==> flow/design.v <==
module SME(clk,reset,chardata,isstring,ispattern,valid,match,match_index);
  input clk;
  input reset;
  input [7:0] chardata;
  input isstring;
  input ispattern;
  output match;
  output [4:0] match_index;
  output valid;
  reg match;
  reg [4:0] match_index;
  reg valid;
  reg [7:0] string_data [31:0];
  reg [5:0] string_length;
  reg [7:0] pattern_data [7:0];
  reg [3:0] pattern_length;
  reg [1:0] state;
  reg [5:0] string_counter;
  reg [3:0] pattern_counter;
  reg fresh;             
  reg [5:0] head;        
  reg star_seen;         
  reg [3:0] star_pattern;  
  reg [5:0] star_string;   
  parameter DATA_READ   = 0;
  parameter FIND_HEAD   = 1;
  parameter CHECK_DATA  = 2;
  parameter DATA_OUT    = 3;
  always@(*) valid <= (state == DATA_OUT);
  wire anchored = (pattern_data[0] == "^");
  wire [7:0] pchar = pattern_data[pattern_counter[2:0]];
  wire [7:0] schar = string_data[string_counter[4:0]];
  wire [7:0] prev_char = string_data[head[4:0] - 5'd1];
  wire at_end = (string_counter >= string_length);
  always @(posedge clk or posedge reset) begin
    if(reset)begin
      state <= DATA_READ;
      string_length <= 0;
      pattern_length <= 0;
      match_index <= 0;
      match <= 0;
      fresh <= 1;
      head <= 0;
      star_seen <= 0;
    end
    else begin
      case(state)
        DATA_READ:begin
          if(isstring)begin
            if(fresh)begin
              string_length <= 1;
              string_data[0] <= chardata;
            end
            else begin
              string_length <= string_length + 1;
              string_data[string_length[4:0]] <= chardata;
            end
            pattern_length <= 0;
            fresh <= 0;
          end
          else if(ispattern)begin
            pattern_length <= pattern_length + 1;
            pattern_data[pattern_length[2:0]] <= chardata;
            fresh <= 0;
          end
          else if(pattern_length != 0)begin
            state <= FIND_HEAD;
            head <= 0;
          end
        end
        FIND_HEAD:begin
          if(head >= string_length)begin
            state <= DATA_OUT;
            match <= 0;
            match_index <= 0;
          end
          else if(anchored && head != 0 && prev_char != " ")begin
            head <= head + 1;
          end
          else begin
            state <= CHECK_DATA;
            string_counter <= head;
            pattern_counter <= anchored ? 4'd1 : 4'd0;
            star_seen <= 0;
          end
        end
        CHECK_DATA:begin
          if(pattern_counter >= pattern_length)begin  
            state <= DATA_OUT;
            match <= 1;
            match_index <= head[4:0];
          end
          else if(pchar == "*")begin
            star_seen <= 1;
            star_pattern <= pattern_counter + 1;
            star_string <= string_counter;
            pattern_counter <= pattern_counter + 1;
          end
          else if(pchar == "$" && at_end)begin
            pattern_counter <= pattern_counter + 1;
          end
          else if(!at_end && ( schar == pchar || pchar == "."
                              || (pchar == "$" && schar == " ") ))begin
            string_counter <= string_counter + 1;
            pattern_counter <= pattern_counter + 1;
          end
          else if(star_seen && star_string < string_length)begin
            star_string <= star_string + 1;
            string_counter <= star_string + 1;
            pattern_counter <= star_pattern;
          end
          else begin
            state <= FIND_HEAD;
            head <= head + 1;
          end
        end
        DATA_OUT:begin
          match <= 0;
          match_index <= 0;
          fresh <= 1;
          pattern_length <= 0;
          state <= DATA_READ;
          if(isstring)begin
            string_length <= 1;
            string_data[0] <= chardata;
            fresh <= 0;
          end
          else if(ispattern)begin
            pattern_length <= 1;
            pattern_data[0] <= chardata;
            fresh <= 0;
          end
        end
        default begin
          state <= DATA_READ;
        end
      endcase
    end
  end
endmodule
Step by step through the tools: SME
What the tools print for SME, step after step.
Line numbers count from 1 in the design file above.
Cell names lack the library's common part.
{"block": "design", "design": "SME", "clock_port": "clk", "library": "sky130hd", "lib_corner": "tt_025C_1v80"}

Word level
Yosys after proc, flatten, opt, wreduce and memory -nomap, before mapping. Print and check cells are not counted. Equal cells are merged and count once.
{"block": "classes", "addsub": 7, "cmp": 4, "eq_ne": 148, "n_mux": 81, "bitwise": 4, "n_reduce_logical": 73}
{"block": "op_table", "operator": "parallel mux 8 bit (select 32 bit)", "count": 2}
{"block": "op_table", "operator": "equality test 5 bit (second input constant)", "count": 48}
{"block": "op_table", "operator": "AND reduction 5 bit", "count": 40}
{"block": "op_table", "operator": "2-to-1 mux 6 bit", "count": 23}
{"block": "op_table", "operator": "equality test 5 x 4 -> 1 bit (second input constant)", "count": 24}
{"block": "op_table", "operator": "2-to-1 mux 8 bit", "count": 9}
{"block": "op_table", "operator": "parallel mux 8 bit (select 8 bit)", "count": 1}
{"block": "op_table", "operator": "equality test 5 x 3 -> 1 bit (second input constant)", "count": 12}
{"block": "op_table", "operator": "inequality test 2 bit (second input constant)", "count": 22}
{"block": "op_table", "operator": "2-to-1 mux 4 bit", "count": 9}
{"block": "op_table", "operator": "equality test 8 x 6 -> 1 bit (second input constant)", "count": 4}
{"block": "op_table", "operator": "parallel mux 8 bit (select 2 bit)", "count": 2}
{"block": "op_table", "operator": "equality test 5 x 2 -> 1 bit (second input constant)", "count": 6}
{"block": "op_table", "operator": "equality test 3 bit (second input constant)", "count": 8}
{"block": "op_table", "operator": "inequality test 3 bit (second input constant)", "count": 8}
{"block": "op_table", "operator": "adder 6 x 1 -> 6 bit (second input constant)", "count": 4}
{"block": "op_table", "operator": "parallel mux 6 bit (select 2 bit)", "count": 2}
{"block": "op_table", "operator": "2-to-1 mux 2 bit", "count": 10}
{"block": "op_table", "operator": "parallel mux 6 bit (select 3 bit)", "count": 1}
{"block": "op_table", "operator": "parallel mux 4 bit (select 2 bit)", "count": 2}
{"block": "op_table", "operator": "equality test 5 x 1 -> 1 bit (second input constant)", "count": 3}
{"block": "op_table", "operator": "zero test 5 bit", "count": 3}
{"block": "op_table", "operator": "parallel mux 5 bit (select 3 bit)", "count": 1}
{"block": "op_table", "operator": "2-to-1 mux 1 bit", "count": 13}
{"block": "op_table", "operator": "equality test 3 x 2 -> 1 bit (second input constant)", "count": 4}
{"block": "op_table", "operator": ">= comparator 6 bit", "count": 2}
{"block": "op_table", "operator": "AND reduction 6 bit", "count": 2}
{"block": "op_table", "operator": "AND reduction 11 bit", "count": 1}
Other operator kinds: 31; their cells: 51.
{"block": "bits", "ff_bits": 366, "in_bits": 12, "out_inout_bits": 7}

Logic depth
Yosys ltp: most cells in a row. Word level: on the elaborated netlist, between registers, memories and ports. Mapped: between sequential cells and ports; inverters and the memories' decode and read muxes count.
{"block": "logic_depth", "ltp_word": 11, "ABC_AREA": 1, "depth_mapped": 27, "depth_no_buf": 25}

Synthesis result
The flow's flattened synthesis, as Yosys stat reports it; memories are mapped. The netlist is that of the ABC_AREA named above (0 if unset); the other value can give another one.
{"block": "mapped", "mapped_cells": 2224, "synth_area_mm2": 0.0198153, "ff_cells": 368}
{"block": "by_type", "type": "edfxtp_1", "count": 340, "area_total_um2": 1.02E+04}
{"block": "by_type", "type": "nand2_1", "count": 668, "area_total_um2": 2.51E+03}
{"block": "by_type", "type": "nand3_1", "count": 280, "area_total_um2": 1.4E+03}
{"block": "by_type", "type": "nor2_1", "count": 291, "area_total_um2": 1.09E+03}
{"block": "by_type", "type": "inv_1", "count": 180, "area_total_um2": 675.648}
{"block": "by_type", "type": "dfrtp_1", "count": 26, "area_total_um2": 650.624}
{"block": "by_type", "type": "ha_1", "count": 52, "area_total_um2": 650.624}
{"block": "by_type", "type": "nand4_1", "count": 93, "area_total_um2": 581.808}
{"block": "by_type", "type": "buf_6", "count": 17, "area_total_um2": 191.434}
{"block": "by_type", "type": "nor2_2", "count": 22, "area_total_um2": 137.632}
{"block": "by_type", "type": "buf_2", "count": 27, "area_total_um2": 135.13}
{"block": "by_type", "type": "nor3_1", "count": 26, "area_total_um2": 130.125}
{"block": "by_type", "type": "o21ai_0", "count": 23, "area_total_um2": 115.11}
{"block": "by_type", "type": "nand3_4", "count": 6, "area_total_um2": 105.101}
{"block": "by_type", "type": "nor2_4", "count": 8, "area_total_um2": 90.086}
{"block": "by_type", "type": "a21oi_1", "count": 16, "area_total_um2": 80.077}
{"block": "by_type", "type": "nand3_2", "count": 7, "area_total_um2": 70.067}
{"block": "by_type", "type": "nand2_2", "count": 11, "area_total_um2": 68.816}
Not listed: further types 33, cells in them 131.

Timing after synthesis
Source: OpenSTA report_checks on the synthesized netlist (no wires, ideal clock, input and output delay 20% of the period each), path of least setup slack; recovery checks are left aside. Register names are those of the netlist, which keeps one name where synthesis merged equal registers.
{"block": "synth_path", "path_kind": "in2reg", "startpoint": "input reset", "endpoint": "register pattern_data[1][0]", "period_ns": 6.2, "in_delay_ns": 1.240, "t_first_pin_ns": 1.240, "arrival_ns": 2.856, "t_required_ns": 5.817, "slack_ns": 2.961, "delay_ns": 1.999, "driving_pins": 3, "synth_period_reached_ns": 3.239}
"delay_ns" = arrival - input delay + setup time.
"driving_pins": output pins that drive a net of the path, with the launching flip-flop's if there is one; two outputs of one cell count as two.
"synth_period_reached_ns" = period - worst setup slack (recovery checks aside). The figure is calculated, with input and output delays left at 20% of the set period.
The rows between start and end are the longest chain of elaborated cells between them; the timing report does not say that the signal goes this way. Where chains are equally long, one stands for them.
A line is the first line of the expression or statement that the cell stems from. Yosys adds cells for indexed reads and writes and turns some case tables into memories.
Where a signal picks the word or bit written, the line may be left out of the assigning lines.
{"block": "synth_between", "cell_sequence": "inv_1 nand3_1 nor3_1", "elab_chain_cells": 2}
{"block": "synth_rtl", "element": "from (decl)", "line_no": 3, "source": "input reset;"}
{"block": "synth_rtl", "element": "inverter 1 bit"}
{"block": "synth_rtl", "element": "AND reduction 5 bit"}
{"block": "synth_rtl", "element": "to (decl)", "line_no": 15, "source": "reg [7:0] pattern_data [7:0];"}

Path in the finished layout
Path of least setup slack in the final report of record 1 (OpenROAD, finished layout, wires in). Where an end is a register, its clock arrival counts in the times.
{"block": "layout_path", "path_kind": "reg2reg", "startpoint": "register head[0]", "endpoint": "register pattern_counter[0]", "period_ns": 6.2, "t_first_pin_ns": 0.55, "arrival_ns": 5.04, "t_required_ns": 6.40, "slack_ns": 1.36, "driving_pins": 20}
The rows between start and end are the longest chain of elaborated cells between them; the timing report does not say that the signal goes this way. Where chains are equally long, one stands for them.
A register here has more assigning lines than the two given.
Only ways into the end's enable, where the timed path ends, are counted here.
{"block": "layout_between", "cell_sequence": "dfrtp_1 inv_1 ha_1 inv_1 nand2_1 nand2_1 nand3_4 nor2_1 nand2_1 nand2_1 nor2_1 nand2_1 nor2_1 nand2_1 nand2_1 nor2_1 nand2_1 nand3_1 nand4_1 nor2_1", "elab_chain_cells": 7}
{"block": "layout_rtl", "element": "from (decl)", "line_no": 21, "source": "reg [5:0] head;"}
{"block": "layout_rtl", "element": "from (assign)", "line_no": 78, "source": "head <= head + 1;"}
{"block": "layout_rtl", "element": "from (assign)", "line_no": 114, "source": "head <= head + 1;"}
{"block": "layout_rtl", "element": "subtractor 5 x 1 -> 5 bit", "line_no": 33, "source": "wire [7:0] prev_char = string_data[head[4:0] - 5'd1];"}
{"block": "layout_rtl", "element": "equality test 5 bit", "line_no": 33}
{"block": "layout_rtl", "element": "parallel mux 8 bit (select 32 bit)", "line_no": 33}
{"block": "layout_rtl", "element": "inequality test 8 x 6 -> 1 bit", "line_no": 77, "source": "else if(anchored && head != 0 && prev_char != \" \")begin"}
{"block": "layout_rtl", "element": "logical AND 1 bit", "line_no": 77}
{"block": "layout_rtl", "element": "inequality test 2 bit"}
{"block": "layout_rtl", "element": "AND reduction 6 bit"}
{"block": "layout_rtl", "element": "to (assign)", "line_no": 83, "source": "pattern_counter <= anchored ? 4'd1 : 4'd0;"}
{"block": "layout_rtl", "element": "to (assign)", "line_no": 97, "source": "pattern_counter <= pattern_counter + 1;"}
{"block": "layout_rtl", "element": "to (decl)", "line_no": 19, "source": "reg [3:0] pattern_counter;"}

Wiki page: SME / flow data

SME through Yosys and OpenROAD on sky130hd: 5 stored runs, unordered, with their settings and measured results. The constraints put input and output delay at 20% of the set period each and load the outputs with 0.01 pF.
"clock_period_reached_ns" = clock period - worst setup slack. The figure is calculated, with input and output delays left at 20% of the set period.
"power_total_uw" rests on the timing tool's default activity at the inputs, not on a simulated workload.

{"run": "record 1", "settings": { "ABC_AREA": 1, "CELL_PAD_IN_SITES_DETAIL_PLACEMENT": 1, "CELL_PAD_IN_SITES_GLOBAL_PLACEMENT": 0, "CORE_ASPECT_RATIO": 1.68, "CTS_CLUSTER_DIAMETER": 392, "CTS_CLUSTER_SIZE": 32, "GPL_ROUTABILITY_DRIVEN": 1, "GPL_TIMING_DRIVEN": 0, "MAX_ROUTING_LAYER": "met4", "PLACE_DENSITY_LB_ADDON": 0.21, "SETUP_SLACK_MARGIN": 0.46, "SLEW_MARGIN": 35, "period_ns": 6.2, "CAP_MARGIN": 20, "CORE_MARGIN": 2, "CORE_UTILIZATION": 40 }, "results": { "clock_period_reached_ns": 4.840, "finalCellArea_mm2": 0.0214443, "die_footprint_mm2": 0.051394, "synthArea_mm2": 0.0198153, "setup_worst_slack_ns": 1.360, "layout_utilization_pct": 43.9, "setup_tns_ns": 0.000, "power_total_uw": 6431, "holdWs_ns": 0.557 }}
{"run": "record 2", "settings": { "CAP_MARGIN": 30, "CORE_UTILIZATION": 21, "CTS_CLUSTER_DIAMETER": 168, "MIN_ROUTING_LAYER": "met2", "PLACE_DENSITY_LB_ADDON": 0.17, "SETUP_SLACK_MARGIN": 0.21, "TNS_END_PERCENT": 65, "period_ns": 6.89, "CORE_MARGIN": 2, "SLEW_MARGIN": 20 }, "results": { "clock_period_reached_ns": 6.049, "finalCellArea_mm2": 0.0229933, "die_footprint_mm2": 0.0943135, "synthArea_mm2": 0.0192935, "setup_worst_slack_ns": 0.841, "layout_utilization_pct": 25.2, "setup_tns_ns": 0.000, "power_total_uw": 7001, "holdWs_ns": 0.482 }}
{"run": "record 3", "settings": { "period_ns": 6.2, "CAP_MARGIN": 20, "CORE_MARGIN": 2, "CORE_UTILIZATION": 40, "SLEW_MARGIN": 20 }, "results": { "clock_period_reached_ns": 5.595, "finalCellArea_mm2": 0.0218647, "die_footprint_mm2": 0.0500059, "synthArea_mm2": 0.0192935, "setup_worst_slack_ns": 0.605, "layout_utilization_pct": 45.9, "setup_tns_ns": 0.000, "power_total_uw": 7440, "holdWs_ns": 0.499 }}
{"run": "record 4", "settings": { "ABC_AREA": 1, "CELL_PAD_IN_SITES_DETAIL_PLACEMENT": 1, "CELL_PAD_IN_SITES_GLOBAL_PLACEMENT": 0, "CORE_ASPECT_RATIO": 1.68, "CTS_CLUSTER_DIAMETER": 392, "CTS_CLUSTER_SIZE": 47, "GPL_ROUTABILITY_DRIVEN": 1, "GPL_TIMING_DRIVEN": 0, "MAX_ROUTING_LAYER": "met4", "PLACE_DENSITY": 0.75, "SETUP_SLACK_MARGIN": 0.46, "SLEW_MARGIN": 35, "period_ns": 6.2, "CAP_MARGIN": 20, "CORE_MARGIN": 2, "CORE_UTILIZATION": 40 }, "results": { "clock_period_reached_ns": 5.159, "finalCellArea_mm2": 0.0212529, "die_footprint_mm2": 0.051394, "synthArea_mm2": 0.0198153, "setup_worst_slack_ns": 1.041, "layout_utilization_pct": 43.5, "setup_tns_ns": 0.000, "power_total_uw": 6241, "holdWs_ns": 0.536 }}
{"run": "record 5", "settings": { "ABC_AREA": 0, "CORE_ASPECT_RATIO": 1.55, "CORE_UTILIZATION": 28, "CTS_CLUSTER_DIAMETER": 168, "MAX_ROUTING_LAYER": "met4", "MIN_ROUTING_LAYER": "met1", "PLACE_DENSITY_LB_ADDON": 0.11, "SETUP_SLACK_MARGIN": 0.41, "SLEW_MARGIN": 30, "TNS_END_PERCENT": 10, "period_ns": 9.28, "CAP_MARGIN": 20, "CORE_MARGIN": 2 }, "results": { "clock_period_reached_ns": 6.148, "finalCellArea_mm2": 0.0217333, "die_footprint_mm2": 0.0710718, "synthArea_mm2": 0.0192935, "setup_worst_slack_ns": 3.132, "layout_utilization_pct": 31.9, "setup_tns_ns": 0.000, "power_total_uw": 4559, "holdWs_ns": 0.493 }}
